==> flow/design.v <==
module alu (
    input  [18:0] a,
    input  [18:0] b,
    input  [4:0]  opcode,
    output reg [37:0] outau
);
always @(*) begin
    case (opcode)
        5'b00000: outau = {19'b0, a + b};         
        5'b00001: outau = {19'b0, a - b};         
        5'b00010: outau = a * b;                  
        5'b00011: outau = (b != 0) ? {19'b0, a / b} : 38'b0;  
        5'b00100: outau = {19'b0, a + 19'd1};     
        5'b00101: outau = {19'b0, a - 19'd1};     
        5'b00110: outau = {19'b0, a & b};         
        5'b00111: outau = {19'b0, a | b};         
        5'b01000: outau = {19'b0, a ^ b};         
        5'b01001: outau = {19'b0, ~a};            
        default : outau = 38'b0;                  
    endcase
end
endmodule
module program_counter (
    input clk,
    input rst,
    input pc_enable,
    input [1:0] pc_sel,            
    input [18:0] target_addr,      
    output reg [18:0] pc
);
always @(posedge clk or posedge rst) begin
    if (rst) begin
        pc <= 19'd0;
    end 
    else if (pc_enable) begin
        case (pc_sel)
            2'b00: pc <= pc + 1;         
            2'b01: pc <= target_addr;        
            2'b10: pc <= target_addr;        
            2'b11: pc <= target_addr;        
        endcase
    end
end
endmodule
module inst_reg (
    input clk,
    input load_IR,
    input [18:0] ins,               
    output reg [4:0] opcode,        
    output reg [3:0] rs1, rs2, rd,  
    output reg [13:0] addr_imm,     
    output reg [5:0] branch_offset  
);
    localparam OPC_ADD   = 5'd0,
               OPC_SUB   = 5'd1,
               OPC_MUL   = 5'd2,
               OPC_DIV   = 5'd3,
               OPC_INC   = 5'd4,
               OPC_DEC   = 5'd5,
               OPC_AND   = 5'd6,
               OPC_OR    = 5'd7,
               OPC_XOR   = 5'd8,
               OPC_NOT   = 5'd9,
               OPC_LD    = 5'd10,
               OPC_ST    = 5'd11,
               OPC_BEQ   = 5'd12,
               OPC_BNE   = 5'd13,
               OPC_JMP   = 5'd14,
               OPC_CALL  = 5'd15;
    always @(posedge clk) begin
        if (load_IR) begin
            opcode <= ins[18:14];
            rs1 <= 4'd0;
            rs2 <= 4'd0;
            rd <= 4'd0;
            addr_imm <= 14'd0;
            branch_offset <= 6'd0;
            case (ins[18:14])
                OPC_ADD, OPC_SUB, OPC_MUL, OPC_DIV,
                OPC_INC, OPC_DEC, OPC_AND, OPC_OR,
                OPC_XOR, OPC_NOT: begin
                    rs1 <= ins[13:10];
                    rs2 <= ins[9:6];
                    rd  <= ins[5:2];
                end
                OPC_LD, OPC_ST: begin
                    rs1 <= ins[13:10];             
                    rs2 <= ins[9:6];               
                    addr_imm <= {8'd0, ins[5:0]};  
                end
                OPC_BEQ, OPC_BNE: begin
                    rs1 <= ins[13:10];            
                    rs2 <= ins[9:6];              
                    branch_offset <= ins[5:0];    
                end
                OPC_JMP, OPC_CALL: begin
                    addr_imm <= ins[13:0];        
                end
                default: begin
                end
            endcase
        end
    end
endmodule
module reg_file (
    input clk,
    input rst,
    input reg_write,                  
    input [4:0] read_reg1,            
    input [4:0] read_reg2,            
    input [4:0] write_reg,            
    input [18:0] write_data,          
    output [18:0] read_data1,         
    output [18:0] read_data2          
);
    reg [18:0] registers [0:31];
    assign read_data1 = registers[read_reg1];
    assign read_data2 = registers[read_reg2];
    integer i;
    always @(posedge clk or posedge rst) begin
        if (rst) begin
            for (i = 0; i < 32; i = i + 1)
                registers[i] <= 19'd0;
        end else if (reg_write) begin
                        registers[write_reg] <= write_data;
        end
    end
endmodule
module control_unit (
    input clk, rst,
    input [4:0] opcode,                     	 
    input regs_equal,				 
    output reg mem_read,			 
    output reg mem_write,			 
    output reg reg_write,			 
    output reg load_IR,				 
    output reg pc_enable,			 
    output reg [4:0] ALU_op,			 
    output reg [1:0] pc_sel,			 
    output halted				 
);
    parameter FETCH = 3'b000, EXECUTE = 3'b001, MEMORY = 3'b010,
              WRITBK = 3'b011, CONTROL = 3'b100, HALT = 3'b101;
    reg [2:0] state, next_state;
    assign halted = (state == HALT);
    always @(posedge clk or posedge rst) begin
        if (rst)
            state <= FETCH;
        else
            state <= next_state;
    end
    always @(*) begin
        case (state)
            FETCH: next_state = EXECUTE;
            EXECUTE: begin
                case (opcode)
                    5'b01010, 5'b01011: next_state = MEMORY;   				 
                    5'b01100, 5'b01101, 5'b01110, 5'b01111: next_state = CONTROL;	 
                    5'b00000, 5'b00001, 5'b00010, 5'b00011, 5'b00100,
                    5'b00101, 5'b00110, 5'b00111, 5'b01000, 5'b01001: next_state = WRITBK;  
                    5'b11111: next_state = HALT;					 
                    default: next_state = FETCH;					 
                endcase
            end
            MEMORY: begin
                if (opcode == 5'b01010)
                    next_state = WRITBK;	  
                else
                    next_state = FETCH;  	 
            end
            WRITBK: next_state = FETCH;
            CONTROL: next_state = FETCH;
            HALT: next_state = HALT;
            default: next_state = FETCH;
        endcase
    end
    always @(*) begin
        mem_read = 0;
        mem_write = 0;
        reg_write = 0;
        load_IR = 0;
        pc_enable = 0;
        ALU_op = 5'b00000;
        pc_sel = 2'b00;
        case (state)
            FETCH: begin
                mem_read = 1;
                load_IR = 1;
                pc_enable = 1;
                pc_sel = 2'b00;
            end
            EXECUTE: begin
                ALU_op = opcode;
            end
            MEMORY: begin
                if (opcode == 5'b01010)
                    mem_read = 1;        
                else
                    mem_write = 1;       
            end
            WRITBK: begin
                ALU_op = opcode;
                if (opcode != 5'b01011)  
                    reg_write = 1;
            end
            CONTROL: begin
                case (opcode)
                    5'b01100: begin pc_enable = regs_equal;  pc_sel = 2'b01; end  
                    5'b01101: begin pc_enable = !regs_equal; pc_sel = 2'b01; end  
                    5'b01110, 5'b01111: begin pc_enable = 1; pc_sel = 2'b10; end  
                    default: ;
                endcase
            end
            default: ;
        endcase
    end
endmodule
module top_module (
    input clk,
    input rst,
    output [18:0] imem_addr,               
    input  [18:0] imem_rdata,              
    output [8:0]  dmem_addr,               
    input  [18:0] dmem_rdata,              
    output [18:0] dmem_wdata,              
    output        dmem_we,                 
    output        halt                     
);
    wire [4:0] opcode;
    wire [3:0] rs1, rs2, rd;
    wire [13:0] addr_imm;
    wire [5:0] branch_offset;
    wire [4:0] alu_opcode;
    wire [1:0] pc_sel;
    wire [18:0] reg_data1, reg_data2;
    wire [37:0] alu_result;
    wire mem_read, mem_write, reg_write, load_IR, pc_enable;
    wire [18:0] pc_value;
    wire [18:0] target_addr;
    reg [18:0] mem_read_data;
    always @(posedge clk) begin
        if (mem_read)
            mem_read_data <= dmem_rdata;
    end
    wire is_load = (opcode == 5'b01010);
    wire [3:0]  wb_reg  = is_load ? rs2 : rd;
    wire [18:0] wb_data = is_load ? mem_read_data : alu_result[18:0];
    wire [18:0] ea      = reg_data1 + {5'd0, addr_imm};
    assign imem_addr  = pc_value;
    assign dmem_addr  = ea[8:0];
    assign dmem_wdata = reg_data2;
    assign dmem_we    = mem_write;
    assign target_addr = (pc_sel == 2'b01) ? (pc_value + {{13{branch_offset[5]}}, branch_offset}) : {5'd0, addr_imm};
    program_counter PC (
        .clk(clk),
        .rst(rst),
        .pc_enable(pc_enable),
        .pc_sel(pc_sel),
        .target_addr(target_addr),
        .pc(pc_value)
    );
    inst_reg IR (
        .clk(clk),
        .load_IR(load_IR),
        .ins(imem_rdata),
        .opcode(opcode),
        .rs1(rs1),
        .rs2(rs2),
        .rd(rd),
        .addr_imm(addr_imm),
        .branch_offset(branch_offset)
    );
    control_unit CU (
        .clk(clk),
        .rst(rst),
        .opcode(opcode),
        .regs_equal(reg_data1 == reg_data2),
        .mem_read(mem_read),
        .mem_write(mem_write),
        .reg_write(reg_write),
        .load_IR(load_IR),
        .pc_enable(pc_enable),
        .ALU_op(alu_opcode),
        .pc_sel(pc_sel),
        .halted(halt)
    );
    reg_file RF (
        .clk(clk),
        .rst(rst),
        .reg_write(reg_write),
        .read_reg1({1'b0, rs1}),
        .read_reg2({1'b0, rs2}),
        .write_reg({1'b0, wb_reg}),
        .write_data(wb_data),
        .read_data1(reg_data1),
        .read_data2(reg_data2)
    );
    alu ALU (
        .a(reg_data1),
        .b(reg_data2),
        .opcode(alu_opcode),
        .outau(alu_result)
    );
endmodule
Tool chain data of top_module
Tool output for the design above, in the order of the flow.
Lines are those of the file above, counted from 1.
{ "inputs": {"design": "top_module", "clk_port": "clk", "lib": "sky130hd", "pvt_corner": "tt_025C_1v80"} }

Elaborated design
Yosys after proc, flatten, opt, wreduce and memory -nomap, before mapping. Print and check cells are not counted. Equal cells are merged and count once.
Yosys's memory passes give these memory sizes; they may raise the number of words (mostly to a power of two), join words into wider ones and drop unused or constant bits.
{ "word_totals": {"ff_bits": 382, "mem_bits_ro": 96, "clocked_rd_ports_x_width": 3, "mem_count": 1, "inputBits": 40, "out_inout_bits": 49, "wordCells": 181} }
{ "memory_table": {"columns": ["memory", "words", "word_bits", "rd", "write_ports", "line", "source"], "rows": [
  ["(no name shown)", 32, 3, 1, 0, 156, "case (opcode)"]
]} }
{ "classes": {"addsub": 7, "n_mul": 1, "n_div": 1, "n_eq": 84, "mux": 24, "n_logic": 4, "reduce_and_logical": 34} }
{ "op_table": {"columns": ["cell", "n"], "rows": [
  ["parallel mux 19 bit (select 16 bit)", 2],
  ["divider 19 x 19 -> 19 bit", 1],
  ["multiplier 19 x 19 -> 19 bit", 1],
  ["parallel mux 19 bit (select 10 bit)", 1],
  ["equality test 4 bit (second input constant)", 24],
  ["equality test 5 x 4 -> 1 bit (second input constant)", 15],
  ["two-way mux 19 bit", 3],
  ["equality test 4 x 3 -> 1 bit (second input constant)", 12],
  ["equality test 5 x 3 -> 1 bit (second input constant)", 8],
  ["adder 19 x 1 -> 19 bit (second input constant)", 2],
  ["adder 19 bit", 2],
  ["parallel mux 19 bit (select 2 bit)", 1],
  ["AND reduction 2 bit", 16],
  ["parallel mux 14 bit (select 2 bit)", 1],
  ["logical NOT 5 bit", 5],
  ["equality test 4 x 2 -> 1 bit (second input constant)", 6],
  ["equality test 5 x 2 -> 1 bit (second input constant)", 4],
  ["subtractor 19 x 1 -> 19 bit (second input constant)", 1],
  ["subtractor 19 bit", 1],
  ["equality test 19 bit", 1],
  ["AND 19 bit", 1],
  ["OR 19 bit", 1],
  ["XOR 19 bit", 1],
  ["inverter 19 bit", 1],
  ["nonzero test 19 bit", 1],
  ["OR reduction 14 bit", 1],
  ["OR reduction 2 bit", 6],
  ["equality test 4 x 1 -> 1 bit (second input constant)", 3]
]} }
Not listed: further kinds 21, cells in them 33.

Logic depth
Depth = most cells in a row (Yosys ltp): at word level without a register or memory, in the mapped netlist without a sequential cell, where the memories' decode and read muxes count.
{ "depth": {"word_depth": 7, "abc_area": 0, "ltp_mapped": 216, "mapped_depth_nobuf": 198} }

Mapped cells and area
The flow's flattened synthesis, as Yosys stat reports it; memories are mapped. The netlist is that of the ABC_AREA named above (0 if unset); the other value can give another one.
The area totals of this step are shown rounded.
{ "by_type": {"columns": ["cell", "n", "type_area_um2"], "rows": [
  ["sky130_fd_sc_hd__dfrtp_1", 326, 8.16E+03],
  ["sky130_fd_sc_hd__ha_1", 358, 4.48E+03],
  ["sky130_fd_sc_hd__fa_1", 127, 2.54E+03],
  ["sky130_fd_sc_hd__a21oi_1", 383, 1.92E+03],
  ["sky130_fd_sc_hd__nand2_1", 462, 1.73E+03],
  ["sky130_fd_sc_hd__o21ai_0", 344, 1.72E+03],
  ["sky130_fd_sc_hd__edfxtp_1", 56, 1.68E+03],
  ["sky130_fd_sc_hd__nor2_1", 445, 1.67E+03],
  ["sky130_fd_sc_hd__inv_1", 297, 1.11E+03],
  ["sky130_fd_sc_hd__mux2_2", 96, 1.08E+03],
  ["sky130_fd_sc_hd__xnor2_1", 111, 972.182],
  ["sky130_fd_sc_hd__mux2i_1", 73, 730.701],
  ["sky130_fd_sc_hd__o21a_1", 88, 660.634],
  ["sky130_fd_sc_hd__nor3_1", 125, 625.6],
  ["sky130_fd_sc_hd__clkbuf_1", 163, 611.837],
  ["sky130_fd_sc_hd__xor2_1", 65, 569.296],
  ["sky130_fd_sc_hd__a22oi_1", 70, 525.504],
  ["sky130_fd_sc_hd__a21o_1", 65, 487.968]
]} }
Other cell types: 93; their cells: 1142.
{ "mapped": {"cell_count": 4796, "mapped_area_um2": 40000, "sequential_area_um2": 9900, "ff_cells": 385, "n_buf": 273} }
By module: a second synthesis without flattening, with its own total; a netlist apart from the flattened one above.
{ "unflattened": {"hier_cells": 6372, "area_unflattened_um2": 60000} }
Each row is one instance without its submodules.
{ "by_module": {"columns": ["module", "instances", "n_cells", "mod_area_um2", "seq_area_um2"], "rows": [
  ["reg_file", 1, 2680, 31000, 15000],
  ["alu", 1, 3141, 24000, 0.0],
  ["top_module", 1, 279, 2500, 570],
  ["inst_reg", 1, 74, 1400, 1100],
  ["program_counter", 1, 154, 1300, 480],
  ["control_unit", 1, 44, 340, 75]
]} }

Path before layout
Source: OpenSTA report_checks on the synthesized netlist (no wires, ideal clock, input and output delay 20% of the period each), path of least setup slack; recovery checks are left aside. Register names are those of the netlist, which keeps one name where synthesis merged equal registers.
{ "synth_timing": {"kind": "register -> register", "startpoint": "register IR.rs2[0]", "endpoint": "register RF.registers[9][0]", "period_ns": 38.5, "setup_time_ns": 0.136, "launch_ns": 0.000, "t_arrival_ns": 41.695, "required_ns": 38.364, "path_slack_ns": -3.331, "delay_ns": 41.831, "stages": 198, "path_buffers": 20, "period_less_setup_slack_ns": 41.831} }
"delay_ns" = arrival - input delay + setup time.
"stages": output pins that drive a net of the path, with the launching flip-flop's if there is one; two outputs of one cell count as two.
"period_less_setup_slack_ns" is the clock period less the worst setup slack; recovery checks do not enter. This is arithmetic on one report: input and output delays are still those of the set period (20% each).
Between the ends stands the longest chain of elaborated cells between them, by number of cells; it is not shown to be the way that was timed. Of several equally long chains one is given.
Each line given opens the expression or statement behind the cell; cells for indexed reads and writes are added by Yosys, which also makes memories of some case tables.
At most two assigning lines are given for a register; there are more.
{ "synth_between": {"path_cell_list": "sky130_fd_sc_hd__edfxtp_1 > sky130_fd_sc_hd__buf_4 > sky130_fd_sc_hd__buf_6 > sky130_fd_sc_hd__buf_4 > sky130_fd_sc_hd__buf_4 > sky130_fd_sc_hd__buf_2 > sky130_fd_sc_hd__buf_2 > sky130_fd_sc_hd__mux2_2 > sky130_fd_sc_hd__nand2_1 > sky130_fd_sc_hd__o21ai_0 > sky130_fd_sc_hd__o32ai_1 > sky130_fd_sc_hd__clkbuf_1 > sky130_fd_sc_hd__ha_1 > sky130_fd_sc_hd__nor2_1 > sky130_fd_sc_hd__nor3_1 > sky130_fd_sc_hd__nand3_1 > sky130_fd_sc_hd__nor3_1 > sky130_fd_sc_hd__or2_2 > (+162 left out) > sky130_fd_sc_hd__o21ai_1 > sky130_fd_sc_hd__clkbuf_1 > sky130_fd_sc_hd__mux2_2 > sky130_fd_sc_hd__ha_1 > sky130_fd_sc_hd__o21a_1 > sky130_fd_sc_hd__o21a_1 > sky130_fd_sc_hd__o21a_1 > sky130_fd_sc_hd__o21ai_0 > sky130_fd_sc_hd__nand2b_1 > sky130_fd_sc_hd__a21oi_1 > sky130_fd_sc_hd__o21a_1 > sky130_fd_sc_hd__o21ai_0 > sky130_fd_sc_hd__a2111oi_0 > sky130_fd_sc_hd__o21a_1 > sky130_fd_sc_hd__o221ai_1 > sky130_fd_sc_hd__a22oi_1 > sky130_fd_sc_hd__buf_2 > sky130_fd_sc_hd__o21ai_0", "elab_chain_cells": 6, "cells_between": 31, "cone_lines": 12, "cone_classes": "add/sub: 2; mul: 1; div: 1; eq/ne: 16; mux: 5; logic: 3; reduce/logical: 3"} }
{ "synth_lines": {"columns": ["element", "line", "source"], "rows": [
  ["start: declaration", 50, "output reg [3:0] rs1, rs2, rd,"],
  ["start: assignment", 83, "rs2 <= ins[9:6];"],
  ["start: assignment", 88, "rs2 <= ins[9:6];"],
  ["equality test 4 bit", 118, "assign read_data2 = registers[read_reg2];"],
  ["parallel mux 19 bit (select 16 bit)", 118, null],
  ["divider 19 x 19 -> 19 bit", 12, "5'b00011: outau = (b != 0) ? {19'b0, a / b} : 38'b0;"],
  ["two-way mux 19 bit", 12, null],
  ["parallel mux 19 bit (select 10 bit)", 8, "case (opcode)"],
  ["two-way mux 19 bit", 247, "wire [18:0] wb_data = is_load ? mem_read_data : alu_result[18:0];"],
  ["end: assignment", 123, "registers[i] <= 19'd0;"],
  ["end: assignment", 125, "registers[write_reg] <= write_data;"],
  ["end: declaration", 116, "reg [18:0] registers [0:31];"]
]} }

Worst path after layout
Path of least setup slack in the final report of entry A (OpenROAD, finished layout, wires in). Where an end is a register, its clock arrival counts in the times.
{ "layout_timing": {"kind": "register -> register", "startpoint": "register IR.rs2[3]", "endpoint": "register RF.registers[13][0]", "period_ns": 60.5, "setup_time_ns": 0.14, "launch_ns": 0.55, "t_arrival_ns": 51.92, "required_ns": 60.94, "path_slack_ns": 9.01, "stages": 186, "path_buffers": 5} }
Between the ends stands the longest chain of elaborated cells between them, by number of cells; it is not shown to be the way that was timed. Of several equally long chains one is given.
At most two assigning lines are given for a register; there are more.
{ "layout_between": {"path_cell_list": "sky130_fd_sc_hd__edfxtp_1 > sky130_fd_sc_hd__buf_4 > sky130_fd_sc_hd__buf_4 > sky130_fd_sc_hd__nand3b_1 > sky130_fd_sc_hd__o32ai_1 > sky130_fd_sc_hd__a311oi_1 > sky130_fd_sc_hd__a31o_2 > sky130_fd_sc_hd__inv_1 > sky130_fd_sc_hd__a2111o_1 > sky130_fd_sc_hd__nor4_4 > sky130_fd_sc_hd__a31oi_1 > sky130_fd_sc_hd__or2_2 > sky130_fd_sc_hd__ha_1 > sky130_fd_sc_hd__o21a_1 > sky130_fd_sc_hd__nor2_1 > sky130_fd_sc_hd__nor2_1 > sky130_fd_sc_hd__nand3_1 > sky130_fd_sc_hd__mux2i_1 > (+150 left out) > sky130_fd_sc_hd__o21a_1 > sky130_fd_sc_hd__o21ai_2 > sky130_fd_sc_hd__buf_4 > sky130_fd_sc_hd__nand2b_1 > sky130_fd_sc_hd__o22ai_1 > sky130_fd_sc_hd__o21bai_1 > sky130_fd_sc_hd__ha_1 > sky130_fd_sc_hd__a21o_1 > sky130_fd_sc_hd__a21o_1 > sky130_fd_sc_hd__a21oi_1 > sky130_fd_sc_hd__o21a_1 > sky130_fd_sc_hd__o21ai_0 > sky130_fd_sc_hd__a2111oi_0 > sky130_fd_sc_hd__o21a_1 > sky130_fd_sc_hd__o221ai_1 > sky130_fd_sc_hd__a22oi_1 > sky130_fd_sc_hd__buf_4 > sky130_fd_sc_hd__o21ai_0", "elab_chain_cells": 6, "cells_between": 31, "cone_lines": 12, "cone_classes": "add/sub: 2; mul: 1; div: 1; eq/ne: 16; mux: 5; logic: 3; reduce/logical: 3"} }
{ "layout_lines": {"columns": ["element", "line", "source"], "rows": [
  ["start: declaration", 50, "output reg [3:0] rs1, rs2, rd,"],
  ["start: assignment", 83, "rs2 <= ins[9:6];"],
  ["start: assignment", 88, "rs2 <= ins[9:6];"],
  ["equality test 4 bit", 118, "assign read_data2 = registers[read_reg2];"],
  ["parallel mux 19 bit (select 16 bit)", 118, null],
  ["divider 19 x 19 -> 19 bit", 12, "5'b00011: outau = (b != 0) ? {19'b0, a / b} : 38'b0;"],
  ["two-way mux 19 bit", 12, null],
  ["parallel mux 19 bit (select 10 bit)", 8, "case (opcode)"],
  ["two-way mux 19 bit", 247, "wire [18:0] wb_data = is_load ? mem_read_data : alu_result[18:0];"],
  ["end: assignment", 123, "registers[i] <= 19'd0;"],
  ["end: assignment", 125, "registers[write_reg] <= write_data;"],
  ["end: declaration", 116, "reg [18:0] registers [0:31];"]
]} }

Wiki page: top_module / flow data

Settings and measured results of 3 stored flow runs for module top_module (sky130hd), not sorted in any way. The constraints put input and output delay at 20% of the set period each and load the outputs with 0.01 pF.
"period_reached_ns" = clock period - worst setup slack. The figure is calculated, with input and output delays left at 20% of the set period.
"critical_path_time_ns" means the part of the period allowed to the worst setup path (the constraints hold back 20% at inputs and 20% at outputs) less its slack; where the path has registers, the arrival times of their clocks count too.
The results are shown rounded.

Entry A
==> flow/run.sh <==
#!/bin/bash
# the make line also repeats the synthesis and layout settings of config.mk as NAME=value (left out here)
make -C /OpenROAD-flow-scripts/flow DESIGN_CONFIG=/design/flow/config.mk WORK_HOME=/design/flow/orfs CLKGATE_MAP_FILE= finish
==> flow/config.mk <==
export PLATFORM = sky130hd
export DESIGN_NAME = top_module
export DESIGN_NICKNAME = top_module
export VERILOG_FILES = /design/flow/design.v
export SDC_FILE = /design/flow/constraint.sdc
export NUM_CORES = 4
export LEC_CHECK = 0
export ABC_AREA = 0
export CAP_MARGIN = 20
export CORE_ASPECT_RATIO = 0.81
export CORE_MARGIN = 2
export CORE_UTILIZATION = 17
export GPL_ROUTABILITY_DRIVEN = 0
export MAX_ROUTING_LAYER = met5
export PLACE_DENSITY_LB_ADDON = 0.27
export SETUP_SLACK_MARGIN = -0.77
export SLEW_MARGIN = 20
==> flow/constraint.sdc <==
create_clock -name core_clock -period 60.5 [get_ports {clk}]
set_input_delay 12.1000 -clock core_clock [delete_from_list [all_inputs] [get_ports {clk}]]
set_output_delay 12.1000 -clock core_clock [all_outputs]
set_load 0.01 [all_outputs]

==> results of entry A, as JSON <==
{
  "ws_hold_ns": 0.45,
  "cell_area_final_um2": 46000,
  "worstSetupSlack_ns": 9.0,
  "synthArea_um2": 40000,
  "critical_path_time_ns": 51.49,
  "worst_path_kind": "register -> register",
  "final_setup_tns_ns": 0.000,
  "period_reached_ns": 51.485,
  "post_route_util_pct": 20,
  "design_die_area_um2": 240000
}

Entry B
==> flow/run.sh <==
#!/bin/bash
# the make line also repeats the synthesis and layout settings of config.mk as NAME=value (left out here)
make -C /OpenROAD-flow-scripts/flow DESIGN_CONFIG=/design/flow/config.mk WORK_HOME=/design/flow/orfs CLKGATE_MAP_FILE= finish
==> flow/config.mk <==
export PLATFORM = sky130hd
export DESIGN_NAME = top_module
export DESIGN_NICKNAME = top_module
export VERILOG_FILES = /design/flow/design.v
export SDC_FILE = /design/flow/constraint.sdc
export NUM_CORES = 4
export LEC_CHECK = 0
export ABC_AREA = 1
export CAP_MARGIN = 20
export CORE_ASPECT_RATIO = 0.81
export CORE_MARGIN = 2
export CORE_UTILIZATION = 17
export GPL_ROUTABILITY_DRIVEN = 1
export MAX_ROUTING_LAYER = met5
export PLACE_DENSITY = 0.39
export SETUP_SLACK_MARGIN = -0.77
export SLEW_MARGIN = 20
==> flow/constraint.sdc <==
create_clock -name core_clock -period 60.5 [get_ports {clk}]
set_input_delay 12.1000 -clock core_clock [delete_from_list [all_inputs] [get_ports {clk}]]
set_output_delay 12.1000 -clock core_clock [all_outputs]
set_load 0.01 [all_outputs]

==> results of entry B, as JSON <==
{
  "period_reached_ns": 48.040,
  "synthArea_um2": 39000,
  "ws_hold_ns": 0.44,
  "design_die_area_um2": 240000,
  "worstSetupSlack_ns": 12,
  "critical_path_time_ns": 48.04,
  "worst_path_kind": "register -> register",
  "final_setup_tns_ns": 0.000,
  "cell_area_final_um2": 46000,
  "post_route_util_pct": 20
}

Entry C
==> flow/run.sh <==
#!/bin/bash
# the make line also repeats the synthesis and layout settings of config.mk as NAME=value (left out here)
make -C /OpenROAD-flow-scripts/flow DESIGN_CONFIG=/design/flow/config.mk WORK_HOME=/design/flow/orfs CLKGATE_MAP_FILE= finish
==> flow/config.mk <==
export PLATFORM = sky130hd
export DESIGN_NAME = top_module
export DESIGN_NICKNAME = top_module
export VERILOG_FILES = /design/flow/design.v
export SDC_FILE = /design/flow/constraint.sdc
export NUM_CORES = 4
export LEC_CHECK = 0
export CAP_MARGIN = 20
export CORE_MARGIN = 2
export CORE_UTILIZATION = 38
export SLEW_MARGIN = 20
==> flow/constraint.sdc <==
create_clock -name core_clock -period 38.0 [get_ports {clk}]
set_input_delay 7.6000 -clock core_clock [delete_from_list [all_inputs] [get_ports {clk}]]
set_output_delay 7.6000 -clock core_clock [all_outputs]
set_load 0.01 [all_outputs]

==> results of entry C, as JSON <==
{
  "critical_path_time_ns": 37.07,
  "worst_path_kind": "register -> register",
  "final_setup_tns_ns": 0.000,
  "cell_area_final_um2": 50000,
  "worstSetupSlack_ns": 0.93,
  "post_route_util_pct": 48,
  "ws_hold_ns": 0.44,
  "design_die_area_um2": 110000,
  "period_reached_ns": 37.066,
  "synthArea_um2": 40000
}
